==> flow/design.v <==
module processing_fsm(clock, reset, start_signal, size, done, 
                            buf_0_write_en, buf_1_write_en, error_buf_write_en,
                            buf_0_w_data, buf_1_w_data, error_mem_w_data,
                            buf_0_r_data, buf_1_r_data, error_mem_r_data,
                            buf_0_addr, buf_1_addr, error_mem_addr, buf_sel);
    input clock;
    input reset;
    input start_signal;
    input size;
    output reg done;
    output reg buf_0_write_en;
    output reg buf_1_write_en;
    output error_buf_write_en; 
    output reg [7:0] buf_0_w_data;
    output reg [7:0] buf_1_w_data;
    output [15:0] error_mem_w_data; 
    input  [7:0] buf_0_r_data;
    input  [7:0] buf_1_r_data;
    input  [15:0] error_mem_r_data; 
    output reg [15:0] buf_0_addr;
    output reg [15:0] buf_1_addr;
    output reg [15:0] error_mem_addr; 
    output reg buf_sel;
    assign error_buf_write_en = 1'b0;
    assign error_mem_w_data = 16'b0;
    parameter PIXEL_OFFSET = 1'b1, LINE_OFFSET = 9'd256, LINE_MAX = 8'd239, PIXELS_PER_LINE = 9'd256;
    parameter MAX_ADDRESS = 18'd61439;
    parameter
        WAIT              = 5'b00000,
        LOAD_MID_ERR      = 5'b00001,
        LOAD_BTM_ERR      = 5'b00010,
        CHECK_PACKET_ERR  = 5'b00011,
        NW_PIXEL          = 5'b00100,
        NORTH_PIXEL       = 5'b00101,
        NE_PIXEL          = 5'b00110,
        WEST_PIXEL        = 5'b00111,
        EAST_PIXEL        = 5'b01000,
        SW_PIXEL          = 5'b01001,
        SOUTH_PIXEL       = 5'b01010,
        SE_PIXEL          = 5'b01011,
        MEM_WAIT_1        = 5'b01100,
        MEM_WAIT_2        = 5'b01101,
        MEM_WAIT_3        = 5'b01110,
        SUM               = 5'b01111,
        WRITE_RESULT      = 5'b10000,
        DONE              = 5'b10001;
    reg [7:0] nw_pixel;
    reg [7:0] n_pixel;
    reg [7:0] ne_pixel;
    reg [7:0] w_pixel;
    reg [7:0] e_pixel;
    reg [7:0] sw_pixel;
    reg [7:0] s_pixel;
    reg [7:0] se_pixel;
    reg init;
    reg [15:0] pixel_address;
    reg [10:0] sum; 
    reg [15:0] err_buf_top;
    reg [15:0] err_buf_mid;
    reg [15:0] err_buf_btm;
    reg [1:0] channel_count;
    reg [5:0] pixel_count;
    reg [3:0] packet_count;
    reg [7:0] line_count;
    wire [5:0] pixel_max;
    wire [3:0] packet_max;
    reg at_top;
    reg at_bottom;
    reg at_left;
    reg at_right;
    reg error_line_offset_w;
    reg error_line_offset_e;
    reg [4:0] state;
    reg from_buf_ne;
    reg from_buf_n;
    reg from_buf_nw;
    reg from_buf_w;
    reg from_buf_e;
    reg from_buf_sw;
    reg from_buf_s;
    reg from_buf_se;
    wire [4:0] packet_w = {1'b0, packet_count} - error_line_offset_w;
    wire [4:0] packet_e = {1'b0, packet_count} + error_line_offset_e;
    wire top_err_w = packet_w[4] ? 1'b0 : err_buf_top[4'd15 - packet_w[3:0]];
    wire btm_err_w = packet_w[4] ? 1'b0 : err_buf_btm[4'd15 - packet_w[3:0]];
    wire btm_err_e = packet_e[4] ? 1'b0 : err_buf_btm[4'd15 - packet_e[3:0]];
    assign pixel_max =  (size == 2'b10) ? 63 :
                        (size == 2'b01) ? 31 :
                                          15 ;
    assign packet_max = (size == 2'b10) ? 3 :
                        (size == 2'b01) ? 7 :
                                         15 ;
    always @(posedge clock, negedge reset) begin
        if(!reset) begin
            at_top <= 0;
            at_bottom <= 0;
            at_left <= 0;
            at_right <= 0;
        end
        else begin
            case(state)
                CHECK_PACKET_ERR: begin
                    if (line_count == 0) begin
                        at_top <= 1'b1;
                        at_bottom <= 1'b0;
                    end
                    else if (line_count == 239) begin
                        at_top <= 1'b0;
                        at_bottom <= 1'b1;
                    end
                    else begin 
                        at_top <= 1'b0;
                        at_bottom <= 1'b0;
                    end
                    if (pixel_count == 0 && packet_count == 0) begin
                        at_left <= 1'b1; 
                        at_right <= 1'b0;
                    end 
                    else if (pixel_count == pixel_max && packet_count == packet_max) begin
                        at_left <= 1'b0; 
                        at_right <= 1'b1;
                    end
                    else begin
                        at_left <= 1'b0; 
                        at_right <= 1'b0;
                    end
                end
                default: begin
                    at_top <= at_top;
                    at_bottom <= at_bottom;
                    at_left <= at_left;
                    at_right <= at_right;
                end
            endcase
        end 
    end
    always @(posedge clock, negedge reset) begin
        if(!reset) begin
            error_line_offset_w <= 1'b0;
            error_line_offset_e <= 1'b0;
        end
        else begin
            case(state)
                CHECK_PACKET_ERR: begin
                    if (err_buf_mid[15-packet_count] == 1) begin
                        if (pixel_count == 0) begin
                            error_line_offset_w <= 1'b1;
                            error_line_offset_e <= 1'b0;
                        end
                        else if (pixel_count == pixel_max) begin
                            error_line_offset_e <= 1'b1;
                            error_line_offset_w <= 1'b0;
                        end
                        else begin
                            error_line_offset_w <= 1'b0;
                            error_line_offset_e <= 1'b0;
                        end
                    end
                    else begin
                        error_line_offset_w <= 1'b0;
                        error_line_offset_e <= 1'b0;
                    end
                end
                default: begin
                    error_line_offset_w <= error_line_offset_w;
                    error_line_offset_e <= error_line_offset_e;
                end
            endcase
        end
    end
    always @(posedge clock, negedge reset) begin
        if(!reset) begin
            pixel_address <= 0;
        end
        else begin
            case(state)
                WAIT: begin
                    pixel_address <= 0;
                end
                CHECK_PACKET_ERR: begin
                    pixel_address <= line_count * PIXELS_PER_LINE + 
                                     packet_count * (pixel_max + 1) + 
                                     pixel_count;
                end
                default: begin
                    pixel_address <= pixel_address;
                end
            endcase
        end 
    end
    always @(posedge clock, negedge reset) begin
        if(!reset) begin
            nw_pixel <= 0;
            n_pixel <= 0;
            ne_pixel <= 0;
            w_pixel <= 0;
            e_pixel <= 0;
            sw_pixel <= 0;
            s_pixel <= 0;
            se_pixel <= 0;
        end
        else begin
            case(state)
                WEST_PIXEL: begin
                    if (from_buf_nw) begin
                        nw_pixel <= buf_1_r_data;
                    end
                    else begin
                        nw_pixel <= buf_0_r_data;
                    end
                end
                EAST_PIXEL: begin
                    if (from_buf_n) begin
                        n_pixel <= buf_1_r_data;
                    end
                    else begin
                        n_pixel <= buf_0_r_data;
                    end
                end
                SW_PIXEL: begin
                    if (from_buf_ne) begin
                        ne_pixel <= buf_1_r_data;
                    end
                    else begin
                        ne_pixel <= buf_0_r_data;
                    end
                end
                SOUTH_PIXEL: begin
                    if (from_buf_w) begin
                        w_pixel <= buf_1_r_data;
                    end
                    else begin
                        w_pixel <= buf_0_r_data;
                    end
                end
                SE_PIXEL: begin
                    if (from_buf_e) begin
                        e_pixel <= buf_1_r_data;
                    end
                    else begin
                        e_pixel <= buf_0_r_data;
                    end
                end
                MEM_WAIT_1: begin
                    if (from_buf_sw) begin
                        sw_pixel <= buf_1_r_data;
                    end
                    else begin
                        sw_pixel <= buf_0_r_data;
                    end
                end
                MEM_WAIT_2: begin
                    if (from_buf_s) begin
                        s_pixel <= buf_1_r_data;
                    end
                    else begin
                        s_pixel <= buf_0_r_data;
                    end
                end
                MEM_WAIT_3: begin
                    if (from_buf_se) begin
                        se_pixel <= buf_1_r_data;
                    end
                    else begin
                        se_pixel <= buf_0_r_data;
                    end
                end
                default: begin
                    nw_pixel <= nw_pixel;
                    n_pixel <= n_pixel;
                    ne_pixel <= ne_pixel;
                    w_pixel <= w_pixel;
                    e_pixel <= e_pixel;
                    sw_pixel <= sw_pixel;
                    s_pixel <= s_pixel;
                    se_pixel <= se_pixel;
                end
            endcase
        end
    end
    always @(posedge clock, negedge reset) begin
        if(!reset) begin
            sum <= 0;
        end
        else begin
            case(state)
                SUM: begin
                    if (at_top && at_left) begin
                        sum <= (e_pixel + e_pixel + se_pixel + se_pixel + s_pixel + s_pixel + e_pixel + s_pixel) >> 3;
                    end
                    else if (at_top && at_right) begin
                        sum <= (w_pixel + w_pixel + sw_pixel + sw_pixel + s_pixel + s_pixel + w_pixel + s_pixel) >> 3;
                    end
                    else if (at_top) begin
                        sum <= (w_pixel + w_pixel + sw_pixel + s_pixel + s_pixel + se_pixel + e_pixel + e_pixel) >> 3;
                    end
                    else if (at_bottom && at_left) begin
                        sum <= (n_pixel + n_pixel + ne_pixel + ne_pixel + e_pixel + e_pixel + n_pixel + e_pixel) >> 3;
                    end
                    else if (at_bottom && at_right) begin
                        sum <= (w_pixel + w_pixel + nw_pixel + nw_pixel + n_pixel + n_pixel + w_pixel + n_pixel) >> 3;
                    end
                    else if (at_left) begin
                        sum <= (n_pixel + n_pixel + ne_pixel + e_pixel + e_pixel + se_pixel + s_pixel + s_pixel) >> 3;
                    end
                    else if (at_right) begin
                        sum <= (n_pixel + n_pixel + nw_pixel + w_pixel + w_pixel + sw_pixel + s_pixel + s_pixel) >> 3;
                    end
                    else if (at_bottom) begin
                        sum <= (w_pixel + nw_pixel + n_pixel + ne_pixel + e_pixel + w_pixel + n_pixel + e_pixel) >> 3; 
                    end
                    else begin
                        sum <= (nw_pixel + n_pixel + ne_pixel + w_pixel + e_pixel + sw_pixel + s_pixel + se_pixel) >> 3; 
                    end
                end
                default: begin
                    sum <= sum;
                end
            endcase
        end
    end
    always @(posedge clock, negedge reset) begin
        if(!reset) begin
            line_count <= 0;
            packet_count <= 0;
            pixel_count <= 0;
        end
        else begin
            case(state)
                WAIT: begin
                    pixel_count <= 0;
                    packet_count <= 0;
                    line_count <= 0;
                end
                CHECK_PACKET_ERR: begin
                    if(err_buf_mid[15-packet_count] == 1) begin
                        pixel_count <= pixel_count;
                        packet_count <= packet_count;
                        line_count <= line_count;
                    end
                    else begin
                        if (packet_count == packet_max) begin
                            if (line_count == LINE_MAX) begin
                                pixel_count <= 0;
                                packet_count <= 0;
                                line_count <= 0;
                            end
                            else begin
                                pixel_count <= 0;
                                packet_count <= 0;
                                line_count <= line_count + 1;
                            end
                        end
                        else begin
                            pixel_count <= 0;
                            packet_count <= packet_count + 1;
                            line_count <= line_count;
                        end
                    end
                end
                WRITE_RESULT: begin
                        if (pixel_count == pixel_max) begin
                            pixel_count <= 0;
                            if (packet_count == packet_max) begin
                                packet_count <= 0;
                                if(line_count == LINE_MAX) begin
                                    line_count <= 0;
                                end
                                else begin
                                    line_count <= line_count + 1;
                                end
                            end
                            else begin
                                packet_count <= packet_count + 1;
                                line_count <= line_count;
                            end
                        end
                        else begin
                            pixel_count <= pixel_count + 1;
                            packet_count <= packet_count;
                            line_count <= line_count;
                        end
                    end
                DONE: begin
                    line_count <= 0;
                    packet_count <= 0;
                    pixel_count <= 0;
                end
                default: begin
                    line_count <= line_count;
                    packet_count <= packet_count;
                    pixel_count <= pixel_count;
                end
            endcase
        end
    end
    always @(posedge clock, negedge reset)
    begin
        if(!reset) begin
            buf_0_w_data <= 0;
            buf_0_write_en <= 0;
            buf_1_w_data <= 0;
            buf_1_write_en <= 0;
        end
        else begin
            case(state)
                WRITE_RESULT: begin
                    if (buf_sel) begin
                        buf_1_w_data <= sum;
                        buf_1_write_en <= 1;
                    end
                    else begin
                        buf_0_w_data <= sum;
                        buf_0_write_en <= 1;
                    end
                end
                default: begin
                    buf_0_w_data <= buf_0_w_data;
                    buf_0_write_en <= 0;
                    buf_1_w_data <= buf_1_w_data;
                    buf_1_write_en <= 0;
                end
            endcase
        end
    end
    always @(posedge clock, negedge reset) begin
        if(!reset) begin
            buf_sel <= 0;
            done <= 0;
        end
        else begin
            case(state)
                DONE: begin
                    buf_sel <= ~buf_sel;
                    done <= 1;
                end
                default: begin
                    buf_sel <= buf_sel;
                    done <= 0;
                end
            endcase
        end
    end
    always @(posedge clock, negedge reset) begin
        if(!reset) begin
            buf_0_addr <= 16'b0;
            buf_1_addr <= 16'b0;
            from_buf_nw <= 1'b0;
            from_buf_n <= 1'b0;
            from_buf_ne <= 1'b0;
            from_buf_w <= 1'b0;
            from_buf_e <= 1'b0;
            from_buf_sw <= 1'b0;
            from_buf_s <= 1'b0;
            from_buf_se <= 1'b0;
        end
        else begin
            case(state)
                NW_PIXEL: begin
                    if (buf_sel == 0) begin
                        if (top_err_w) begin
                            buf_0_addr <= buf_0_addr;
                            buf_1_addr <= pixel_address - PIXEL_OFFSET - LINE_OFFSET;
                            from_buf_nw <= 1'b1;
                        end 
                        else begin
                            buf_0_addr <= pixel_address - PIXEL_OFFSET - LINE_OFFSET;
                            buf_1_addr <= buf_1_addr;
                            from_buf_nw <= 1'b0;
                        end
                    end
                    else begin
                        if (top_err_w) begin
                            buf_0_addr <= pixel_address - PIXEL_OFFSET - LINE_OFFSET;
                            buf_1_addr <= buf_1_addr;
                            from_buf_nw <= 1'b0;
                        end 
                        else begin
                            buf_1_addr <= pixel_address - PIXEL_OFFSET - LINE_OFFSET;
                            buf_0_addr <= buf_0_addr;
                            from_buf_nw <= 1'b1;
                        end
                    end
                end
                NORTH_PIXEL: begin
                    if (buf_sel == 0) begin
                        if (err_buf_top[15-packet_count]) begin
                            buf_1_addr <= pixel_address - LINE_OFFSET;
                            buf_0_addr <= buf_0_addr;
                            from_buf_n <= 1'b1;
                        end 
                        else begin
                            buf_0_addr <= pixel_address - LINE_OFFSET;
                            buf_1_addr <= buf_1_addr;
                            from_buf_n <= 1'b0;
                        end
                    end
                    else begin
                        if (err_buf_top[15-packet_count]) begin
                            buf_0_addr <= pixel_address - LINE_OFFSET;
                            buf_1_addr <= buf_1_addr;
                            from_buf_n <= 1'b0;
                        end 
                        else begin
                            buf_1_addr <= pixel_address - LINE_OFFSET;
                            buf_0_addr <= buf_0_addr;
                            from_buf_n <= 1'b1;
                        end
                    end
                end
                NE_PIXEL: begin
                    if (buf_sel == 0) begin
                        if (top_err_w) begin
                            buf_1_addr <= pixel_address + PIXEL_OFFSET - LINE_OFFSET;
                            buf_0_addr <= buf_0_addr;
                            from_buf_ne <= 1'b1;
                        end 
                        else begin
                            buf_0_addr <= pixel_address + PIXEL_OFFSET - LINE_OFFSET;
                            buf_1_addr <= buf_1_addr;
                            from_buf_ne <= 1'b0;
                        end
                    end
                    else begin
                        if (top_err_w) begin
                            buf_0_addr <= pixel_address + PIXEL_OFFSET - LINE_OFFSET;
                            buf_1_addr <= buf_1_addr;
                            from_buf_ne <= 1'b0;
                        end 
                        else begin
                            buf_1_addr <= pixel_address + PIXEL_OFFSET - LINE_OFFSET;
                            buf_0_addr <= buf_0_addr;
                            from_buf_ne <= 1'b1;
                        end
                    end
                end
                WEST_PIXEL: begin
                    if (buf_sel == 0) begin
                        buf_1_addr <= pixel_address - PIXEL_OFFSET;
                        buf_0_addr <= buf_0_addr;
                        from_buf_w <= 1'b1;
                    end
                    else begin
                        buf_0_addr <= pixel_address - PIXEL_OFFSET;
                        buf_1_addr <= buf_1_addr;
                        from_buf_w <= 1'b0;
                    end
                end
                EAST_PIXEL: begin
                    if (buf_sel == 0) begin
                        buf_1_addr <= pixel_address + PIXEL_OFFSET;
                        buf_0_addr <= buf_1_addr;
                        from_buf_e <= 1'b1;
                    end
                    else begin
                        buf_0_addr <= pixel_address + PIXEL_OFFSET;
                        buf_1_addr <= buf_1_addr;
                        from_buf_e <= 1'b0;
                    end
                end
                SW_PIXEL: begin
                    if (buf_sel == 0) begin
                        if (btm_err_w) begin
                            buf_1_addr <= pixel_address - PIXEL_OFFSET + LINE_OFFSET;
                            buf_0_addr <= buf_0_addr;
                            from_buf_sw <= 1'b1;
                        end 
                        else begin
                            buf_0_addr <= pixel_address - PIXEL_OFFSET + LINE_OFFSET;
                            buf_1_addr <= buf_1_addr;
                            from_buf_sw <= 1'b0;
                        end
                    end
                    else begin
                        if (btm_err_w) begin
                            buf_0_addr <= pixel_address - PIXEL_OFFSET + LINE_OFFSET;
                            buf_1_addr <= buf_1_addr;
                            from_buf_sw <= 1'b0;
                        end 
                        else begin
                            buf_1_addr <= pixel_address - PIXEL_OFFSET + LINE_OFFSET;
                            buf_0_addr <= buf_0_addr;
                            from_buf_sw <= 1'b1;
                        end
                    end
                end
                SOUTH_PIXEL: begin
                    if (buf_sel == 0) begin
                        if (err_buf_btm[15-packet_count]) begin
                            buf_1_addr <= pixel_address + LINE_OFFSET;
                            buf_0_addr <= buf_0_addr;
                            from_buf_s <= 1'b1;
                        end 
                        else begin
                            buf_0_addr <= pixel_address + LINE_OFFSET;
                            buf_1_addr <= buf_1_addr;
                            from_buf_s <= 1'b0;
                        end
                    end
                    else begin
                        if (err_buf_btm[15-packet_count]) begin
                            buf_0_addr <= pixel_address + LINE_OFFSET;
                            buf_1_addr <= buf_1_addr;
                            from_buf_s <= 1'b0;
                        end 
                        else begin
                            buf_1_addr <= pixel_address + LINE_OFFSET;
                            buf_0_addr <= buf_0_addr;
                            from_buf_s <= 1'b1;
                        end
                    end
                end
                SE_PIXEL: begin
                    if (buf_sel == 0) begin
                        if (btm_err_e) begin
                            buf_1_addr <= pixel_address + PIXEL_OFFSET + LINE_OFFSET;
                            buf_0_addr <= buf_0_addr;
                            from_buf_se <= 1'b1;
                        end 
                        else begin
                            buf_0_addr <= pixel_address + PIXEL_OFFSET + LINE_OFFSET;
                            buf_1_addr <= buf_1_addr;
                            from_buf_se <= 1'b0;
                        end
                    end
                    else begin
                        if (btm_err_e) begin
                            buf_0_addr <= pixel_address + PIXEL_OFFSET + LINE_OFFSET;
                            buf_1_addr <= buf_1_addr;
                            from_buf_se <= 1'b0;
                        end 
                        else begin
                            buf_1_addr <= pixel_address + PIXEL_OFFSET + LINE_OFFSET;
                            buf_0_addr <= buf_0_addr;
                            from_buf_se <= 1'b1;
                        end
                    end
                end
                default: begin
                    buf_0_addr <= buf_0_addr;
                    buf_1_addr <= buf_1_addr;
                    from_buf_nw <= from_buf_nw;
                    from_buf_n <= from_buf_n;
                    from_buf_ne <= from_buf_ne;
                    from_buf_w <= from_buf_w;
                    from_buf_e <= from_buf_e;
                    from_buf_sw <= from_buf_sw;
                    from_buf_s <= from_buf_s;
                    from_buf_se <= from_buf_se;
                end
            endcase
        end
    end
    always @(posedge clock, negedge reset)
    begin
        if(!reset) begin
            init <= 1'b1;
            err_buf_top <= 16'b0;
            err_buf_mid <= 16'b0;
            err_buf_btm <= 16'b0;
            error_mem_addr <= 16'b0;
        end
        else begin
            case(state)
                WAIT: begin
                    init <= 1'b1;
                    err_buf_top <= 16'b0;
                    err_buf_mid <= error_mem_r_data;
                    err_buf_btm <= 16'b0;
                    if (start_signal) begin
                        error_mem_addr <= 16'b1;
                    end
                    else begin
                        error_mem_addr <= 16'b0;
                    end
                end
                LOAD_MID_ERR: begin
                    init <= 1'b1;
                    err_buf_top <= err_buf_top;
                    err_buf_mid <= err_buf_mid;
                    err_buf_btm <= err_buf_btm;
                    error_mem_addr <= 16'b01;
                end
                LOAD_BTM_ERR: begin
                    init <= 1'b0;
                    if (init == 1'b1) begin
                        err_buf_top <= err_buf_top;
                        err_buf_mid <= err_buf_mid;
                        err_buf_btm <= err_buf_btm;
                        error_mem_addr <= error_mem_addr;
                    end
                    else begin
                        err_buf_top <= err_buf_mid;
                        err_buf_mid <= err_buf_btm;
                        err_buf_btm <= err_buf_btm;
                        error_mem_addr <= error_mem_addr;
                    end
                end
                CHECK_PACKET_ERR: begin
                    err_buf_top <= err_buf_top;
                    err_buf_mid <= err_buf_mid;
                    err_buf_btm <= error_mem_r_data;
                    error_mem_addr <= line_count + 1'b1;
                end
                default: begin
                    err_buf_top <= err_buf_top;
                    err_buf_mid <= err_buf_mid;
                    err_buf_btm <= err_buf_btm;
                    error_mem_addr <= error_mem_addr;
                end
            endcase
        end
    end
    always @ (posedge clock, negedge reset) begin
        if(!reset) begin
            state <= WAIT;
        end
        else begin
            case(state)
                WAIT: begin
                    if(start_signal) begin
                        state <= LOAD_MID_ERR;
                    end
                    else begin
                        state <= WAIT;
                    end
                end
                LOAD_MID_ERR: begin
                    state <= LOAD_BTM_ERR;
                end
                LOAD_BTM_ERR: begin
                    state <= CHECK_PACKET_ERR;
                end
                CHECK_PACKET_ERR: begin
                    if (err_buf_mid[15-packet_count] == 1'b1) begin
                        state <= NW_PIXEL;
                    end
                    else begin
                        if (packet_count == packet_max) begin
                            if (line_count == LINE_MAX) begin
                                state <= DONE;
                            end
                            else begin
                                state <= LOAD_BTM_ERR;
                            end
                        end
                        else begin
                            state <= CHECK_PACKET_ERR;
                        end
                    end
                end
                NW_PIXEL: begin
                    state <= NORTH_PIXEL;
                end
                NORTH_PIXEL: begin
                    state <= NE_PIXEL;
                end
                NE_PIXEL: begin
                    state <= WEST_PIXEL;
                end
                WEST_PIXEL: begin
                    state <= EAST_PIXEL;
                end 
                EAST_PIXEL: begin
                    state <= SW_PIXEL;
                end
                SW_PIXEL: begin
                    state <= SOUTH_PIXEL;
                end
                SOUTH_PIXEL: begin
                    state <= SE_PIXEL;
                end
                SE_PIXEL: begin
                    state <= MEM_WAIT_1;
                end
                MEM_WAIT_1: begin
                    state <= MEM_WAIT_2;
                end
                MEM_WAIT_2: begin
                    state <= MEM_WAIT_3;
                end
                MEM_WAIT_3: begin
                    state <= SUM;
                end
                SUM: begin
                    state <= WRITE_RESULT;
                end
                WRITE_RESULT: begin
                    if (pixel_count == pixel_max) begin
                        if (packet_count == packet_max) begin
                            if(line_count == LINE_MAX) begin
                                state <= DONE;
                            end
                            else begin
                                state <= LOAD_BTM_ERR;
                            end
                        end
                        else begin
                            state <= CHECK_PACKET_ERR;
                        end
                    end
                    else begin
                        state <= CHECK_PACKET_ERR;
                    end
                end
                DONE: begin
                    state <= WAIT;
                end 
            endcase
        end
    end
endmodule
=== Reports on processing_fsm ===
The steps from the RTL of processing_fsm to its reports follow in flow order.
Line numbers count from 1 in the design file above.
Cell names lack the library's common part.
Not given: -

* Top: processing_fsm
* Clock input: clock
* Standard-cell library: sky130hd
* Library corner: tt_025C_1v80

=== Word-level counts ===
Counts by Yosys on the flattened word-level netlist (proc, flatten, opt, wreduce; memories kept). Register bits leave out memories and registers merged into their read ports (data or address). Print and check cells are left out.

* Add/subtract/negate cells: 77
* $mul: 1
* Divide/modulo/power cells: 0
* $lt $le $gt $ge: 0
* Eq/ne operators: 52
* Shift-type cells: 6
* Muxes and demuxes: 110
* Bitwise logic cells: 1
* Reduce/logical cells: 26

{| class="wikitable"
|+ Operators by type and width
! cell !! count
|-
| two-way mux 16 bit || 30
|-
| adder 11 x 8 -> 11 bit || 42
|-
| parallel mux 16 bit (select 8 bit) || 2
|-
| two-way mux 8 bit || 20
|-
| parallel mux 16 bit (select 2 bit) || 4
|-
| parallel mux 5 bit (select 18 bit) || 1
|-
| inequality test 3 bit with constant B || 24
|-
| adder 10 x 8 -> 11 bit || 5
|-
| adder 9 x 8 -> 10 bit || 5
|-
| variable part select 16 x 4 -> 1 bit || 3
|-
| variable part select 16 x 5 -> 1 bit || 3
|-
| adder 16 x 9 -> 16 bit with constant B || 3
|-
| subtractor 16 x 9 -> 16 bit with constant B || 3
|-
| parallel mux 16 bit (select 3 bit) || 1
|-
| adder 8 x 8 -> 9 bit || 5
|-
| multiplier 4 x 6 -> 10 bit || 1
|-
| equality test 5 x 4 -> 1 bit with constant B || 8
|-
| two-way mux 1 bit || 37
|-
| two-way mux 5 bit || 5
|-
| parallel mux 8 bit (select 3 bit) || 1
|-
| equality test 5 x 3 -> 1 bit with constant B || 4
|-
| nonzero test 18 bit || 1
|-
| parallel mux 6 bit (select 3 bit) || 1
|-
| adder 16 x 1 -> 16 bit with constant B || 1
|-
| subtractor 16 x 1 -> 16 bit with constant B || 1
|-
| adder 16 x 10 -> 16 bit || 1
|-
| adder 16 x 6 -> 16 bit || 1
|-
| inequality test 2 bit with constant B || 8
|}

Other operator kinds: 33; their cells: 52.

* Register bits: 242
* Latch bits: 0
* Memory bits (writable): 0
* Memory bits (read-only): 0
* Clocked read ports x word width: 0
* Memories kept: 0
* Input bits: 36
* Word-level cells: 314

=== Depth ===
Yosys ltp: most cells in a row. Word level: on the elaborated netlist, between registers, memories and ports. Mapped: between sequential cells and ports; inverters and the memories' decode and read muxes count.

* Depth in word-level cells: 15
* ABC_AREA: 0
* Mapped depth: 20
* Depth with buffers taken out: 20

=== Synthesis result ===
The flow's flattened synthesis, as Yosys stat reports it; memories are mapped. The netlist is that of the ABC_AREA named above (0 if unset); the other value can give another one.
Totals and module areas in this step are rounded.

{| class="wikitable"
|+ Cells by type
! cell !! count
|-
| dfrtp_1 || 246
|-
| fa_1 || 207
|-
| ha_1 || 139
|-
| mux2i_1 || 114
|-
| inv_1 || 294
|-
| mux4_2 || 34
|-
| a21oi_1 || 148
|-
| xnor2_1 || 73
|-
| nand2_1 || 152
|-
| nor2_1 || 151
|-
| o21ai_0 || 102
|-
| mux2_2 || 45
|-
| xor2_1 || 55
|-
| clkbuf_1 || 89
|-
| a22o_1 || 32
|-
| buf_4 || 30
|-
| a21o_1 || 28
|-
| nand3_1 || 38
|}

Not listed: further types 68, cells in them 375.

* Cell count: 2352
* Synthesis area: 23000 um2
* Area of sequential cells: 6210 um2
* Flip-flops: 248
* Buffers: 152

=== Timing after synthesis ===
OpenSTA on the mapped netlist: ideal clock, no wires. The path of least setup slack (recovery checks aside). Input and output delay are each 20% of the period. Register names are those of the netlist, which keeps one name where synthesis merged equal registers.

* Path type: register to register
* Start point: reg w_pixel[3]
* End point: reg sum[3]
* Period: 7.0 ns
* Library setup time: 0.125 ns
* Time at the first pin: 0.000 ns
* Data arrival time: 4.912 ns
* Slack: 1.963 ns
* Path delay: 5.037 ns
* Driving pins on the path: 16
* Synthesis period reached: 5.037 ns

"path delay" = arrival - input delay + setup time.
"driving pins on the path" counts driving pins, that of a launching flip-flop among them; a cell with two outputs on the path counts twice.
"synthesis period reached" = period - worst setup slack (recovery checks aside). The figure is calculated, with input and output delays left at 20% of the set period.
The rows between start and end are the longest chain of elaborated cells between them; the timing report does not say that the signal goes this way. Where chains are equally long, one stands for them.
Each line given opens the expression or statement behind the cell; cells for indexed reads and writes are added by Yosys, which also makes memories of some case tables.
A register here has more assigning lines than the two given.

* Cell sequence: dfrtp_1 inv_1 fa_1 inv_1 fa_1 fa_1 inv_1 fa_1 inv_1 fa_1 a21o_1 a21oi_1 xnor2_1 mux4_2 mux4_2 mux2_2
* Length of the longest elaborated chain: 15

{| class="wikitable"
|+ Ends and longest elaborated chain, after synthesis
! element !! line !! text
|-
| from (decl) || 50 || <nowiki>reg [7:0] w_pixel;</nowiki>
|-
| from (assign) || 230 || <nowiki>w_pixel <= buf_1_r_data;</nowiki>
|-
| from (assign) || 233 || <nowiki>w_pixel <= buf_0_r_data;</nowiki>
|-
| adder 8 x 8 -> 9 bit || 310 || <nowiki>sum <= (w_pixel + nw_pixel + n_pixel + ne_pixel + e_pixel + w_pixel + n_pixel + e_pixel) >> 3;</nowiki>
|-
| adder 9 x 8 -> 10 bit || 310 ||
|-
| adder 10 x 8 -> 11 bit || 310 ||
|-
| adder 11 x 8 -> 11 bit (4 in a row) || 310 ||
|-
| two-way mux 8 bit || 309 || <nowiki>else if (at_bottom) begin</nowiki>
|-
| two-way mux 8 bit || 306 || <nowiki>else if (at_right) begin</nowiki>
|-
| two-way mux 8 bit || 303 || <nowiki>else if (at_left) begin</nowiki>
|-
| two-way mux 8 bit || 300 || <nowiki>else if (at_bottom && at_right) begin</nowiki>
|-
| two-way mux 8 bit || 297 || <nowiki>else if (at_bottom && at_left) begin</nowiki>
|-
| two-way mux 8 bit || 294 || <nowiki>else if (at_top) begin</nowiki>
|-
| two-way mux 8 bit || 291 || <nowiki>else if (at_top && at_right) begin</nowiki>
|-
| two-way mux 8 bit || 288 || <nowiki>if (at_top && at_left) begin</nowiki>
|-
| to (assign) || 289 || <nowiki>sum <= (e_pixel + e_pixel + se_pixel + se_pixel + s_pixel + s_pixel + e_pixel + s_pixel) >> 3;</nowiki>
|-
| to (assign) || 292 || <nowiki>sum <= (w_pixel + w_pixel + sw_pixel + sw_pixel + s_pixel + s_pixel + w_pixel + s_pixel) >> 3;</nowiki>
|}

=== Timing after layout ===
From the final timing report of record 1: the path of least setup slack in the routed layout; clock arrival at registers is part of the times.

* Path type: register to register
* Start point: reg w_pixel[3]
* End point: reg sum[3]
* Period: 7.0 ns
* Library setup time: 0.11 ns
* Time at the first pin: 0.56 ns
* Data arrival time: 5.88 ns
* Slack: 1.57 ns
* Driving pins on the path: 16

The rows between start and end are the longest chain of elaborated cells between them; the timing report does not say that the signal goes this way. Where chains are equally long, one stands for them.
A register here has more assigning lines than the two given.

* Cell sequence: dfrtp_1 inv_1 fa_1 inv_1 fa_1 fa_1 inv_1 fa_1 inv_1 fa_1 a21o_1 a21oi_1 xnor2_1 mux4_2 mux4_2 mux2_2
* Length of the longest elaborated chain: 15

{| class="wikitable"
|+ Ends and longest elaborated chain, post-layout
! element !! line !! text
|-
| from (decl) || 50 || <nowiki>reg [7:0] w_pixel;</nowiki>
|-
| from (assign) || 230 || <nowiki>w_pixel <= buf_1_r_data;</nowiki>
|-
| from (assign) || 233 || <nowiki>w_pixel <= buf_0_r_data;</nowiki>
|-
| adder 8 x 8 -> 9 bit || 310 || <nowiki>sum <= (w_pixel + nw_pixel + n_pixel + ne_pixel + e_pixel + w_pixel + n_pixel + e_pixel) >> 3;</nowiki>
|-
| adder 9 x 8 -> 10 bit || 310 ||
|-
| adder 10 x 8 -> 11 bit || 310 ||
|-
| adder 11 x 8 -> 11 bit (4 in a row) || 310 ||
|-
| two-way mux 8 bit || 309 || <nowiki>else if (at_bottom) begin</nowiki>
|-
| two-way mux 8 bit || 306 || <nowiki>else if (at_right) begin</nowiki>
|-
| two-way mux 8 bit || 303 || <nowiki>else if (at_left) begin</nowiki>
|-
| two-way mux 8 bit || 300 || <nowiki>else if (at_bottom && at_right) begin</nowiki>
|-
| two-way mux 8 bit || 297 || <nowiki>else if (at_bottom && at_left) begin</nowiki>
|-
| two-way mux 8 bit || 294 || <nowiki>else if (at_top) begin</nowiki>
|-
| two-way mux 8 bit || 291 || <nowiki>else if (at_top && at_right) begin</nowiki>
|-
| two-way mux 8 bit || 288 || <nowiki>if (at_top && at_left) begin</nowiki>
|-
| to (assign) || 289 || <nowiki>sum <= (e_pixel + e_pixel + se_pixel + se_pixel + s_pixel + s_pixel + e_pixel + s_pixel) >> 3;</nowiki>
|-
| to (assign) || 292 || <nowiki>sum <= (w_pixel + w_pixel + sw_pixel + sw_pixel + s_pixel + s_pixel + w_pixel + s_pixel) >> 3;</nowiki>
|}

Subject: processing_fsm on sky130hd, stored results

Hello all,

4 stored runs of processing_fsm in the flow (synthesis by Yosys, layout by OpenROAD, sky130hd cells), in arbitrary order. Constraints: input delay and output delay 20% of the set period each, output load 0.01 pF.
By "achieved clock period" is meant the clock period of the run minus its worst setup slack. This is arithmetic on one report: input and output delays are still those of the set period (20% each).
"worst setup path time" = time allowed to the worst setup path (clock period - input delay - output delay, where it has them) - its slack; a late launch clock adds to it, a late capture clock takes from it.
The measured numbers are rounded.

Record 1
==> flow/run.sh <==
#!/bin/bash
# the make line also repeats the synthesis and layout settings of config.mk as NAME=value (left out here)
make -C /OpenROAD-flow-scripts/flow DESIGN_CONFIG=/design/flow/config.mk WORK_HOME=/design/flow/orfs CLKGATE_MAP_FILE= finish
==> flow/config.mk <==
export PLATFORM = sky130hd
export DESIGN_NAME = processing_fsm
export DESIGN_NICKNAME = processing_fsm
export VERILOG_FILES = /design/flow/design.v
export SDC_FILE = /design/flow/constraint.sdc
export NUM_CORES = 4
export LEC_CHECK = 0
export CAP_MARGIN = 20
export CORE_MARGIN = 2
export CORE_UTILIZATION = 19
export CTS_CLUSTER_SIZE = 55
export SLEW_MARGIN = 20
==> flow/constraint.sdc <==
create_clock -name core_clock -period 7.0 [get_ports {clock}]
set_input_delay 1.4000 -clock core_clock [delete_from_list [all_inputs] [get_ports {clock}]]
set_output_delay 1.4000 -clock core_clock [all_outputs]
set_load 0.01 [all_outputs]

==> results of record 1 <==
chip area after synthesis (Yosys): 23000 um2
die area: 124000 um2
standard-cell area of the final layout: 26800 um2
utilization: 22.3%
worst setup slack after layout: 1.57 ns
total negative slack: 0.000 ns
achieved clock period: 5.435 ns
worst setup path time: 5.43 ns
worst setup path kind: register to register

Record 2
==> flow/run.sh <==
#!/bin/bash
# the make line also repeats the synthesis and layout settings of config.mk as NAME=value (left out here)
make -C /OpenROAD-flow-scripts/flow DESIGN_CONFIG=/design/flow/config.mk WORK_HOME=/design/flow/orfs CLKGATE_MAP_FILE= finish
==> flow/config.mk <==
export PLATFORM = sky130hd
export DESIGN_NAME = processing_fsm
export DESIGN_NICKNAME = processing_fsm
export VERILOG_FILES = /design/flow/design.v
export SDC_FILE = /design/flow/constraint.sdc
export NUM_CORES = 4
export LEC_CHECK = 0
export CAP_MARGIN = 20
export CORE_MARGIN = 3
export CORE_UTILIZATION = 62
export GPL_TIMING_DRIVEN = 1
export MAX_ROUTING_LAYER = met5
export MIN_ROUTING_LAYER = met1
export PLACE_DENSITY_LB_ADDON = 0.19
export SETUP_SLACK_MARGIN = 0.09
export SLEW_MARGIN = 20
export TNS_END_PERCENT = 10
==> flow/constraint.sdc <==
create_clock -name core_clock -period 6.49 [get_ports {clock}]
set_input_delay 1.2980 -clock core_clock [delete_from_list [all_inputs] [get_ports {clock}]]
set_output_delay 1.2980 -clock core_clock [all_outputs]
set_load 0.01 [all_outputs]

==> results of record 2 <==
chip area after synthesis (Yosys): 23000 um2
die area: 39500 um2
standard-cell area of the final layout: 25100 um2
utilization: 69.4%
worst setup slack after layout: 1.08 ns
total negative slack: 0.000 ns
achieved clock period: 5.414 ns
worst setup path time: 5.41 ns
worst setup path kind: register to register

Record 3
==> flow/run.sh <==
#!/bin/bash
# the make line also repeats the synthesis and layout settings of config.mk as NAME=value (left out here)
make -C /OpenROAD-flow-scripts/flow DESIGN_CONFIG=/design/flow/config.mk WORK_HOME=/design/flow/orfs CLKGATE_MAP_FILE= finish
==> flow/config.mk <==
export PLATFORM = sky130hd
export DESIGN_NAME = processing_fsm
export DESIGN_NICKNAME = processing_fsm
export VERILOG_FILES = /design/flow/design.v
export SDC_FILE = /design/flow/constraint.sdc
export NUM_CORES = 4
export LEC_CHECK = 0
export CAP_MARGIN = 20
export CORE_MARGIN = 2
export CORE_UTILIZATION = 40
export SLEW_MARGIN = 20
==> flow/constraint.sdc <==
create_clock -name core_clock -period 7.0 [get_ports {clock}]
set_input_delay 1.4000 -clock core_clock [delete_from_list [all_inputs] [get_ports {clock}]]
set_output_delay 1.4000 -clock core_clock [all_outputs]
set_load 0.01 [all_outputs]

==> results of record 3 <==
chip area after synthesis (Yosys): 23000 um2
die area: 59500 um2
standard-cell area of the final layout: 25600 um2
utilization: 45.3%
worst setup slack after layout: 1.56 ns
total negative slack: 0.000 ns
achieved clock period: 5.439 ns
worst setup path time: 5.44 ns
worst setup path kind: register to register

Record 4
==> flow/run.sh <==
#!/bin/bash
# the make line also repeats the synthesis and layout settings of config.mk as NAME=value (left out here)
make -C /OpenROAD-flow-scripts/flow DESIGN_CONFIG=/design/flow/config.mk WORK_HOME=/design/flow/orfs CLKGATE_MAP_FILE= finish
==> flow/config.mk <==
export PLATFORM = sky130hd
export DESIGN_NAME = processing_fsm
export DESIGN_NICKNAME = processing_fsm
export VERILOG_FILES = /design/flow/design.v
export SDC_FILE = /design/flow/constraint.sdc
export NUM_CORES = 4
export LEC_CHECK = 0
export CAP_MARGIN = 20
export CELL_PAD_IN_SITES_DETAIL_PLACEMENT = 0
export CORE_MARGIN = 8
export CORE_UTILIZATION = 62
export CTS_CLUSTER_DIAMETER = 391
export GPL_ROUTABILITY_DRIVEN = 1
export GPL_TIMING_DRIVEN = 0
export MAX_ROUTING_LAYER = met4
export MIN_ROUTING_LAYER = met2
export PLACE_DENSITY_LB_ADDON = 0.17
export SETUP_SLACK_MARGIN = 0.09
export SLEW_MARGIN = 20
export TNS_END_PERCENT = 10
==> flow/constraint.sdc <==
create_clock -name core_clock -period 3.96 [get_ports {clock}]
set_input_delay 0.7920 -clock core_clock [delete_from_list [all_inputs] [get_ports {clock}]]
set_output_delay 0.7920 -clock core_clock [all_outputs]
set_load 0.01 [all_outputs]

==> results of record 4 <==
chip area after synthesis (Yosys): 23000 um2
die area: 43600 um2
standard-cell area of the final layout: 26700 um2
utilization: 73.0%
worst setup slack after layout: -0.886 ns
total negative slack: -6.28 ns
achieved clock period: 4.846 ns
worst setup path time: 4.85 ns
worst setup path kind: register to register

Thanks
